==> flow/design.v <==
module NCO #(N = 32)(
  input clk,                  
  input rst,                  
  input [N-1:0] ctrl,         
  output reg [15:0] sin_out   
);
reg [N-1:0] phase;
always @(posedge clk) begin
  if (rst)
    phase <= {N{1'b0}};
  else
    phase <= phase + ctrl;
end
reg [5:0] sin_lut_sel;
reg [15:0] sin_lut_val;
always @(*) begin
  sin_lut_sel <= phase[N-2] ? ~(phase[N-3:N-8]-1'b1) : phase[N-3:N-8];
  if (phase[N-2] & ~|phase[N-3:N-8]) begin
    sin_out <= phase[N-1] ? 16'b10000000_00000001 : 16'b01111111_11111111;
  end else begin
    sin_out <= phase[N-1] ? (~sin_lut_val+1'b1) : sin_lut_val;    
  end
  case(sin_lut_sel)
    6'h00 : sin_lut_val <= 16'h0000;
    6'h01 : sin_lut_val <= 16'h0324;
    6'h02 : sin_lut_val <= 16'h0648;
    6'h03 : sin_lut_val <= 16'h096A;
    6'h04 : sin_lut_val <= 16'h0C8C;
    6'h05 : sin_lut_val <= 16'h0FAB;
    6'h06 : sin_lut_val <= 16'h12C8;
    6'h07 : sin_lut_val <= 16'h15E2;
    6'h08 : sin_lut_val <= 16'h18F9;
    6'h09 : sin_lut_val <= 16'h1C0B;
    6'h0A : sin_lut_val <= 16'h1F1A;
    6'h0B : sin_lut_val <= 16'h2223;
    6'h0C : sin_lut_val <= 16'h2528;
    6'h0D : sin_lut_val <= 16'h2826;
    6'h0E : sin_lut_val <= 16'h2B1F;
    6'h0F : sin_lut_val <= 16'h2E11;
    6'h10 : sin_lut_val <= 16'h30FB;
    6'h11 : sin_lut_val <= 16'h33DF;
    6'h12 : sin_lut_val <= 16'h36BA;
    6'h13 : sin_lut_val <= 16'h398C;
    6'h14 : sin_lut_val <= 16'h3C56;
    6'h15 : sin_lut_val <= 16'h3F17;
    6'h16 : sin_lut_val <= 16'h41CE;
    6'h17 : sin_lut_val <= 16'h447A;
    6'h18 : sin_lut_val <= 16'h471C;
    6'h19 : sin_lut_val <= 16'h49B4;
    6'h1A : sin_lut_val <= 16'h4C3F;
    6'h1B : sin_lut_val <= 16'h4EBF;
    6'h1C : sin_lut_val <= 16'h5133;
    6'h1D : sin_lut_val <= 16'h539B;
    6'h1E : sin_lut_val <= 16'h55F5;
    6'h1F : sin_lut_val <= 16'h5842;
    6'h20 : sin_lut_val <= 16'h5A82;
    6'h21 : sin_lut_val <= 16'h5CB3;
    6'h22 : sin_lut_val <= 16'h5ED7;
    6'h23 : sin_lut_val <= 16'h60EB;
    6'h24 : sin_lut_val <= 16'h62F1;
    6'h25 : sin_lut_val <= 16'h64E8;
    6'h26 : sin_lut_val <= 16'h66CF;
    6'h27 : sin_lut_val <= 16'h68A6;
    6'h28 : sin_lut_val <= 16'h6A6D;
    6'h29 : sin_lut_val <= 16'h6C23;
    6'h2A : sin_lut_val <= 16'h6DC9;
    6'h2B : sin_lut_val <= 16'h6F5E;
    6'h2C : sin_lut_val <= 16'h70E2;
    6'h2D : sin_lut_val <= 16'h7254;
    6'h2E : sin_lut_val <= 16'h73B5;
    6'h2F : sin_lut_val <= 16'h7504;
    6'h30 : sin_lut_val <= 16'h7641;
    6'h31 : sin_lut_val <= 16'h776B;
    6'h32 : sin_lut_val <= 16'h7884;
    6'h33 : sin_lut_val <= 16'h7989;
    6'h34 : sin_lut_val <= 16'h7A7C;
    6'h35 : sin_lut_val <= 16'h7B5C;
    6'h36 : sin_lut_val <= 16'h7C29;
    6'h37 : sin_lut_val <= 16'h7CE3;
    6'h38 : sin_lut_val <= 16'h7D89;
    6'h39 : sin_lut_val <= 16'h7E1D;
    6'h3A : sin_lut_val <= 16'h7E9C;
    6'h3B : sin_lut_val <= 16'h7F09;
    6'h3C : sin_lut_val <= 16'h7F61;
    6'h3D : sin_lut_val <= 16'h7FA6;
    6'h3E : sin_lut_val <= 16'h7FD8;
    6'h3F : sin_lut_val <= 16'h7FF5;
  endcase
end
endmodule
module Chirp #(N = 32)(
  input clk,
  input rst,
  input [7:0] delay,           
  input reverse,               
  input [N-1:0] min_ctrl,      
  input [N-1:0] max_ctrl,      
  input [N-1:0] inc_rate,      
  input [N-1:0] div_rate,      
  output reg nco_reset,        
  output reg [N-1:0] nco_ctrl  
);
wire [N-1:0] stt_ctrl;
wire [N-1:0] end_ctrl;
wire end_flag;
assign stt_ctrl = reverse ? max_ctrl : min_ctrl;
assign end_ctrl = reverse ? min_ctrl : max_ctrl;
assign end_flag = reverse ? (nco_ctrl <= end_ctrl) : (nco_ctrl >= end_ctrl);
reg [N-1:0] rate_count;
reg [7:0] delay_count;
always @(posedge clk) begin
  if (rst) begin
    rate_count <= {N{1'b0}};
    delay_count <= 4'b0;
    nco_reset <= 1'b1;
    nco_ctrl <= {N{1'b0}};
  end else begin
    if (end_flag) begin
      nco_ctrl <= stt_ctrl;
      rate_count <= rate_count + 1'b1;
    end else if (rate_count >= div_rate) begin
      nco_ctrl <= reverse ? nco_ctrl - inc_rate : nco_ctrl + inc_rate;
      rate_count <= {N{1'b0}};
    end else
      rate_count <= rate_count + 1'b1;
    if (end_flag) begin
      if (delay_count >= delay)
        delay_count <= 8'b0;
      else
        delay_count <= delay_count + 1'b1;
    end
    nco_reset <= |delay_count;
  end
end
endmodule
module WaveGenerator #(N = 32, M = 16)(
  input clk,
  input rst,
  input chirp_reverse,             
  input [7:0] chirp_delay,         
  input [N-1:0] chirp_min_ctrl,    
  input [N-1:0] chirp_max_ctrl,    
  input [N-1:0] chirp_inc_rate,    
  input [N-1:0] chirp_div_rate,    
  output reg [M-1:0] waveform     
);
reg nco_reset;
reg [N-1:0] nco_ctrl;
wire chirp_nco_reset;
wire [N-1:0] chirp_nco_ctrl;
wire [15:0] sin_out;
always @(posedge clk) begin
  nco_ctrl <= chirp_nco_ctrl;
  nco_reset <= chirp_nco_reset;
  waveform <= sin_out;
end
NCO #(.N(N)) NCO0 (
  .clk     ( clk       ),  
  .rst     ( nco_reset ),  
  .ctrl    ( nco_ctrl  ),  
  .sin_out ( sin_out   )  
);
Chirp #(.N(N)) Chirp0 (
  .clk       ( clk             ),  
  .rst       ( rst             ),  
  .delay     ( chirp_delay     ),  
  .reverse   ( chirp_reverse   ),  
  .min_ctrl  ( chirp_min_ctrl  ),  
  .max_ctrl  ( chirp_max_ctrl  ),  
  .inc_rate  ( chirp_inc_rate  ),  
  .div_rate  ( chirp_div_rate  ),  
  .nco_reset ( chirp_nco_reset ),  
  .nco_ctrl  ( chirp_nco_ctrl  )   
);
endmodule
# Step by step through the tools: WaveGenerator
# The steps from the RTL of WaveGenerator to its reports follow in flow order.
# Lines are those of the file above, counted from 1.
# Operators: Yosys type, input widths -> output width; for muxes data width and select width s.
# Not given: --
[inputs] top_module="WaveGenerator" clock="clk" cell_library="sky130hd" lib_corner="tt_025C_1v80"

# Word level
# Yosys after proc, flatten, opt, wreduce and memory -nomap, before mapping. Memory bits, and registers merged into a memory's read port (data or address), are not among the register bits. Print and check cells are not counted. Equal cells are merged and count once.
# Yosys's memory passes give these memory sizes; they may raise the number of words (mostly to a power of two), join words into wider ones and drop unused or constant bits.
[word_totals] register_bits=154 latchBits=0 ramBits=0 mem_bits_ro=960 clocked_rd_ports_x_width=0 memories=1 output_inout_bits=16
[classes] n_addsub=7 n_mul=0 div_mod_pow=0 n_cmp=4 equal=0 shifts=0 n_mux=13 logic=3 reduce_and_logical=4
[mem_list] name="(no name shown)" words=64 word_bits=15 read_ports=1 wr=0 line_no=23 text="case(sin_lut_sel)"
[ops] operator="$mux 32" n=7
[ops] operator="$add 32x32->32" n=2
[ops] operator="$ge 32x32->1" n=2
[ops] operator="$mux 16" n=3
[ops] operator="$add 32x1->32 const B" n=1
[ops] operator="$sub 32x32->32" n=1
[ops] operator="$le 32x32->1" n=1
[ops] operator="$add 16x1->16 const B" n=1
[ops] operator="$not 16->16" n=1
[ops] operator="$add 8x1->8 const B" n=1
[ops] operator="$ge 8x8->1" n=1
[ops] operator="$reduce_or 8->1" n=1
[ops] operator="$mux 8" n=1
[ops] operator="$sub 6x1->6 const B" n=1
[ops] operator="$not 6->6" n=1
[ops] operator="$reduce_or 6->1" n=1
[ops] operator="$mux 6" n=1
[ops] operator="$reduce_bool 2->1" n=1
[ops] operator="$and 1x1->1" n=1
[ops] operator="$logic_not 1->1" n=1
[ops] operator="$mux 1" n=1

# Longest topological paths
# Yosys ltp: most cells in a row. Word level: on the elaborated netlist, between registers, memories and ports. Mapped: between sequential cells and ports; inverters and the memories' decode and read muxes count.
[depth] depth_word=4 ABC_AREA=1 depth_mapped=28 depth_no_buf=28

# After synthesis
# Source: synth_stat.txt of the flow (Yosys; design flattened, memories mapped). It holds for the ABC_AREA given above (unset counts as 0); a run with the other value may have another netlist.
# Totals and module areas in this step are rounded.
[by_type] type="sky130_fd_sc_hd__dfxtp_1" n=154 area_total_um2=3.08E+03
[by_type] type="sky130_fd_sc_hd__nand2_1" n=591 area_total_um2=2.22E+03
[by_type] type="sky130_fd_sc_hd__ha_1" n=155 area_total_um2=1939.36
[by_type] type="sky130_fd_sc_hd__inv_1" n=262 area_total_um2=983.443
[by_type] type="sky130_fd_sc_hd__nor2_1" n=244 area_total_um2=915.878
[by_type] type="sky130_fd_sc_hd__o21ai_0" n=176 area_total_um2=880.845
[by_type] type="sky130_fd_sc_hd__a21oi_1" n=169 area_total_um2=845.811
[by_type] type="sky130_fd_sc_hd__nand3_1" n=133 area_total_um2=665.638
[by_type] type="sky130_fd_sc_hd__xor2_1" n=60 area_total_um2=525.504
[by_type] type="sky130_fd_sc_hd__nand4_1" n=41 area_total_um2=256.496
[by_type] type="sky130_fd_sc_hd__xnor2_1" n=24 area_total_um2=210.202
[by_type] type="sky130_fd_sc_hd__nor3_1" n=26 area_total_um2=130.125
[by_type] type="sky130_fd_sc_hd__o21a_1" n=17 area_total_um2=127.622
[by_type] type="sky130_fd_sc_hd__clkbuf_1" n=30 area_total_um2=112.608
[by_type] type="sky130_fd_sc_hd__nor4_1" n=13 area_total_um2=81.328
[by_type] type="sky130_fd_sc_hd__buf_2" n=16 area_total_um2=80.077
[by_type] type="sky130_fd_sc_hd__buf_6" n=6 area_total_um2=67.565
[by_type] type="sky130_fd_sc_hd__o211ai_1" n=8 area_total_um2=60.058
# Not listed: further types 32, cells in them 108.
[mapped] stdcells=2233 mapped_area_um2=14000 sequential_area_um2=3100 ffs=154 n_buf=58

# Path before layout
# Path of least setup slack by OpenSTA after synthesis, without wires, with an ideal clock, recovery checks aside; 20% of the period is set as input and as output delay. Where synthesis merged equal registers, the netlist keeps one of their names.
[synth_path] path_kind="input to register" startpoint="in chirp_reverse" endpoint="reg Chirp0.nco_ctrl[31]" tclk_ns=6.0 t_first_pin_ns=1.200 arrival_time_ns=4.057 slack_ns=1.826 delay_ns=2.974 driving_pins=22 synth_period_reached_ns=4.174
# "delay_ns" is the arrival time less input delay plus setup time.
# "driving_pins" counts driving pins, that of a launching flip-flop among them; a cell with two outputs on the path counts twice.
# "synth_period_reached_ns" is the clock period less the worst setup slack; recovery checks do not enter. This is arithmetic on one report: input and output delays are still those of the set period (20% each).
# The rows between start and end are the longest chain of elaborated cells between them; the timing report does not say that the signal goes this way. Where chains are equally long, one stands for them.
# A line is the first line of the expression or statement that the cell stems from. Yosys adds cells for indexed reads and writes and turns some case tables into memories.
# A register here has more assigning lines than the two given.
[synth_between] cell_sequence="sky130_fd_sc_hd__clkbuf_1 > sky130_fd_sc_hd__clkbuf_1 > sky130_fd_sc_hd__clkbuf_1 > sky130_fd_sc_hd__buf_1 > sky130_fd_sc_hd__nand2_1 > sky130_fd_sc_hd__o21ai_0 > sky130_fd_sc_hd__ha_1 > sky130_fd_sc_hd__a21oi_1 > sky130_fd_sc_hd__nor2_1 > sky130_fd_sc_hd__nor3_1 > sky130_fd_sc_hd__o21ai_0 > sky130_fd_sc_hd__nand2_1 > sky130_fd_sc_hd__nand2_1 > sky130_fd_sc_hd__nand2_1 > sky130_fd_sc_hd__nand2_1 > sky130_fd_sc_hd__nand2_1 > sky130_fd_sc_hd__nand3_1 > sky130_fd_sc_hd__nor2_1 > sky130_fd_sc_hd__inv_1 > sky130_fd_sc_hd__clkbuf_1 > sky130_fd_sc_hd__o21ai_0 > sky130_fd_sc_hd__nor2_1" elab_chain_len=4 cone_cells=9 cone_classes="compare: 2; mux: 6; reduce/logical: 1"
[synth_lines] element="from (decl)" line_no=139 text="input chirp_reverse,"
[synth_lines] element="$mux 32" line_no=107 text="assign end_ctrl = reverse ? min_ctrl : max_ctrl;"
[synth_lines] element="$ge 32x32->1" line_no=108 text="assign end_flag = reverse ? (nco_ctrl <= end_ctrl) : (nco_ctrl >= end_ctrl);"
[synth_lines] element="$mux 1" line_no=108
[synth_lines] element="$mux 32" line_no=118 text="if (end_flag) begin"
[synth_lines] element="to (assign)" line_no=119 text="nco_ctrl <= stt_ctrl;"
[synth_lines] element="to (assign)" line_no=122 text="nco_ctrl <= reverse ? nco_ctrl - inc_rate : nco_ctrl + inc_rate;"
[synth_lines] element="to (decl)" line_no=101 text="output reg [N-1:0] nco_ctrl"

# Timing after layout
# From the final timing report of record 1: the path of least setup slack in the routed layout; clock arrival at registers is part of the times.
[layout_path] path_kind="input to register" startpoint="in chirp_inc_rate[2]" endpoint="reg Chirp0.nco_ctrl[22]" tclk_ns=6.02 t_first_pin_ns=1.20 arrival_time_ns=5.57 slack_ns=0.83 driving_pins=23
# The rows between start and end are the longest chain of elaborated cells between them; the timing report does not say that the signal goes this way. Where chains are equally long, one stands for them.
# A register here has more assigning lines than the two given.
[layout_between] cell_sequence="sky130_fd_sc_hd__clkdlybuf4s50_1 > sky130_fd_sc_hd__inv_1 > sky130_fd_sc_hd__nand3_1 > sky130_fd_sc_hd__nor3_1 > sky130_fd_sc_hd__nand3_1 > sky130_fd_sc_hd__nor4_1 > sky130_fd_sc_hd__buf_4 > sky130_fd_sc_hd__nand3_1 > sky130_fd_sc_hd__nand2_1 > sky130_fd_sc_hd__o21ai_0 > sky130_fd_sc_hd__xnor2_1 > sky130_fd_sc_hd__ha_1 > sky130_fd_sc_hd__nand2_1 > sky130_fd_sc_hd__nor2_1 > sky130_fd_sc_hd__inv_1 > sky130_fd_sc_hd__nor2_1 > sky130_fd_sc_hd__nand4_1 > sky130_fd_sc_hd__nand3_1 > sky130_fd_sc_hd__xor2_1 > sky130_fd_sc_hd__nand3_1 > sky130_fd_sc_hd__nand2_1 > sky130_fd_sc_hd__nand2_1 > sky130_fd_sc_hd__a21oi_1" elab_chain_len=4 cone_cells=5 cone_classes="add/sub: 2; mux: 3"
[layout_lines] element="from (decl)" line_no=143 text="input [N-1:0] chirp_inc_rate,"
[layout_lines] element="$add 32x32->32" line_no=122 text="nco_ctrl <= reverse ? nco_ctrl - inc_rate : nco_ctrl + inc_rate;"
[layout_lines] element="$mux 32" line_no=122
[layout_lines] element="$mux 32" line_no=121 text="end else if (rate_count >= div_rate) begin"
[layout_lines] element="$mux 32" line_no=118 text="if (end_flag) begin"
[layout_lines] element="to (assign)" line_no=119 text="nco_ctrl <= stt_ctrl;"
[layout_lines] element="to (assign)" line_no=122
[layout_lines] element="to (decl)" line_no=101 text="output reg [N-1:0] nco_ctrl"

FLOW RESULTS
============

Measured data: module WaveGenerator, platform sky130hd, 4 stored runs of the flow under differing settings, order arbitrary. Input and output delays are each 20% of the period that was set; the output load is 0.01 pF.
"clock_period_reached_ns": clock period set for the run, less the worst setup slack. It is reckoned from that one timing run; input and output delays stay at 20% of the period that was set.
"power_uw": no workload was simulated; the value follows from the tool's default switching activity.
The measured numbers are rounded.

[flow] record 1: files
==> flow/run.sh <==
#!/bin/bash
# the make line also repeats the synthesis and layout settings of config.mk as NAME=value (left out here)
make -C /OpenROAD-flow-scripts/flow DESIGN_CONFIG=/design/flow/config.mk WORK_HOME=/design/flow/orfs CLKGATE_MAP_FILE= finish
==> flow/config.mk <==
export PLATFORM = sky130hd
export DESIGN_NAME = WaveGenerator
export DESIGN_NICKNAME = WaveGenerator
export VERILOG_FILES = /design/flow/design.v
export SDC_FILE = /design/flow/constraint.sdc
export NUM_CORES = 4
export LEC_CHECK = 0
export ABC_AREA = 1
export CAP_MARGIN = 20
export CELL_PAD_IN_SITES_DETAIL_PLACEMENT = 1
export CORE_MARGIN = 2
export CORE_UTILIZATION = 40
export CTS_CLUSTER_DIAMETER = 365
export CTS_CLUSTER_SIZE = 90
export MAX_ROUTING_LAYER = met4
export MIN_ROUTING_LAYER = met2
export SLEW_MARGIN = 0
export TNS_END_PERCENT = 35
==> flow/constraint.sdc <==
create_clock -name core_clock -period 6.02 [get_ports {clk}]
set_input_delay 1.2040 -clock core_clock [delete_from_list [all_inputs] [get_ports {clk}]]
set_output_delay 1.2040 -clock core_clock [all_outputs]
set_load 0.01 [all_outputs]

[flow] record 1: metrics
[metrics] final_setup_ws_ns = 0.83
[metrics] dieArea_um2 = 36000
[metrics] cell_area_final_um2 = 16000
[metrics] fin_hold_ws_ns = 0.42
[metrics] fin_tns_ns = 0.000
[metrics] finalUtil_pct = 48
[metrics] post_synth_area_um2 = 14000
[metrics] power_uw = 6000
[metrics] clock_period_reached_ns = 5.189

[flow] record 2: files
==> flow/run.sh <==
#!/bin/bash
# the make line also repeats the synthesis and layout settings of config.mk as NAME=value (left out here)
make -C /OpenROAD-flow-scripts/flow DESIGN_CONFIG=/design/flow/config.mk WORK_HOME=/design/flow/orfs CLKGATE_MAP_FILE= finish
==> flow/config.mk <==
export PLATFORM = sky130hd
export DESIGN_NAME = WaveGenerator
export DESIGN_NICKNAME = WaveGenerator
export VERILOG_FILES = /design/flow/design.v
export SDC_FILE = /design/flow/constraint.sdc
export NUM_CORES = 4
export LEC_CHECK = 0
export ABC_AREA = 1
export CAP_MARGIN = 20
export CELL_PAD_IN_SITES_GLOBAL_PLACEMENT = 1
export CORE_ASPECT_RATIO = 0.6
export CORE_MARGIN = 2
export CORE_UTILIZATION = 62
export CTS_CLUSTER_DIAMETER = 142
export CTS_CLUSTER_SIZE = 77
export GPL_ROUTABILITY_DRIVEN = 1
export MAX_ROUTING_LAYER = met4
export PLACE_DENSITY = 0.77
export SLEW_MARGIN = 20
==> flow/constraint.sdc <==
create_clock -name core_clock -period 3.64 [get_ports {clk}]
set_input_delay 0.7280 -clock core_clock [delete_from_list [all_inputs] [get_ports {clk}]]
set_output_delay 0.7280 -clock core_clock [all_outputs]
set_load 0.01 [all_outputs]

[flow] record 2: no final report: placement broke off with GPL-0301

[flow] record 3: files
==> flow/run.sh <==
#!/bin/bash
# the make line also repeats the synthesis and layout settings of config.mk as NAME=value (left out here)
make -C /OpenROAD-flow-scripts/flow DESIGN_CONFIG=/design/flow/config.mk WORK_HOME=/design/flow/orfs CLKGATE_MAP_FILE= finish
==> flow/config.mk <==
export PLATFORM = sky130hd
export DESIGN_NAME = WaveGenerator
export DESIGN_NICKNAME = WaveGenerator
export VERILOG_FILES = /design/flow/design.v
export SDC_FILE = /design/flow/constraint.sdc
export NUM_CORES = 4
export LEC_CHECK = 0
export CAP_MARGIN = 20
export CORE_MARGIN = 2
export CORE_UTILIZATION = 40
export SLEW_MARGIN = 20
==> flow/constraint.sdc <==
create_clock -name core_clock -period 5.34 [get_ports {clk}]
set_input_delay 1.0680 -clock core_clock [delete_from_list [all_inputs] [get_ports {clk}]]
set_output_delay 1.0680 -clock core_clock [all_outputs]
set_load 0.01 [all_outputs]

[flow] record 3: metrics
[metrics] cell_area_final_um2 = 16000
[metrics] power_uw = 5200
[metrics] finalUtil_pct = 49
[metrics] post_synth_area_um2 = 13000
[metrics] fin_hold_ws_ns = 0.34
[metrics] clock_period_reached_ns = 4.963
[metrics] final_setup_ws_ns = 0.38
[metrics] fin_tns_ns = 0.000
[metrics] dieArea_um2 = 35000

[flow] record 4: files
==> flow/run.sh <==
#!/bin/bash
# the make line also repeats the synthesis and layout settings of config.mk as NAME=value (left out here)
make -C /OpenROAD-flow-scripts/flow DESIGN_CONFIG=/design/flow/config.mk WORK_HOME=/design/flow/orfs CLKGATE_MAP_FILE= finish
==> flow/config.mk <==
export PLATFORM = sky130hd
export DESIGN_NAME = WaveGenerator
export DESIGN_NICKNAME = WaveGenerator
export VERILOG_FILES = /design/flow/design.v
export SDC_FILE = /design/flow/constraint.sdc
export NUM_CORES = 4
export LEC_CHECK = 0
export CAP_MARGIN = 20
export CORE_MARGIN = 2
export CORE_UTILIZATION = 40
export SLEW_MARGIN = 20
==> flow/constraint.sdc <==
create_clock -name core_clock -period 5.2 [get_ports {clk}]
set_input_delay 1.0400 -clock core_clock [delete_from_list [all_inputs] [get_ports {clk}]]
set_output_delay 1.0400 -clock core_clock [all_outputs]
set_load 0.01 [all_outputs]

[flow] record 4: metrics
[metrics] cell_area_final_um2 = 16000
[metrics] fin_tns_ns = 0.000
[metrics] power_uw = 5400
[metrics] final_setup_ws_ns = 0.32
[metrics] dieArea_um2 = 35000
[metrics] post_synth_area_um2 = 13000
[metrics] fin_hold_ws_ns = 0.33
[metrics] clock_period_reached_ns = 4.877
[metrics] finalUtil_pct = 49
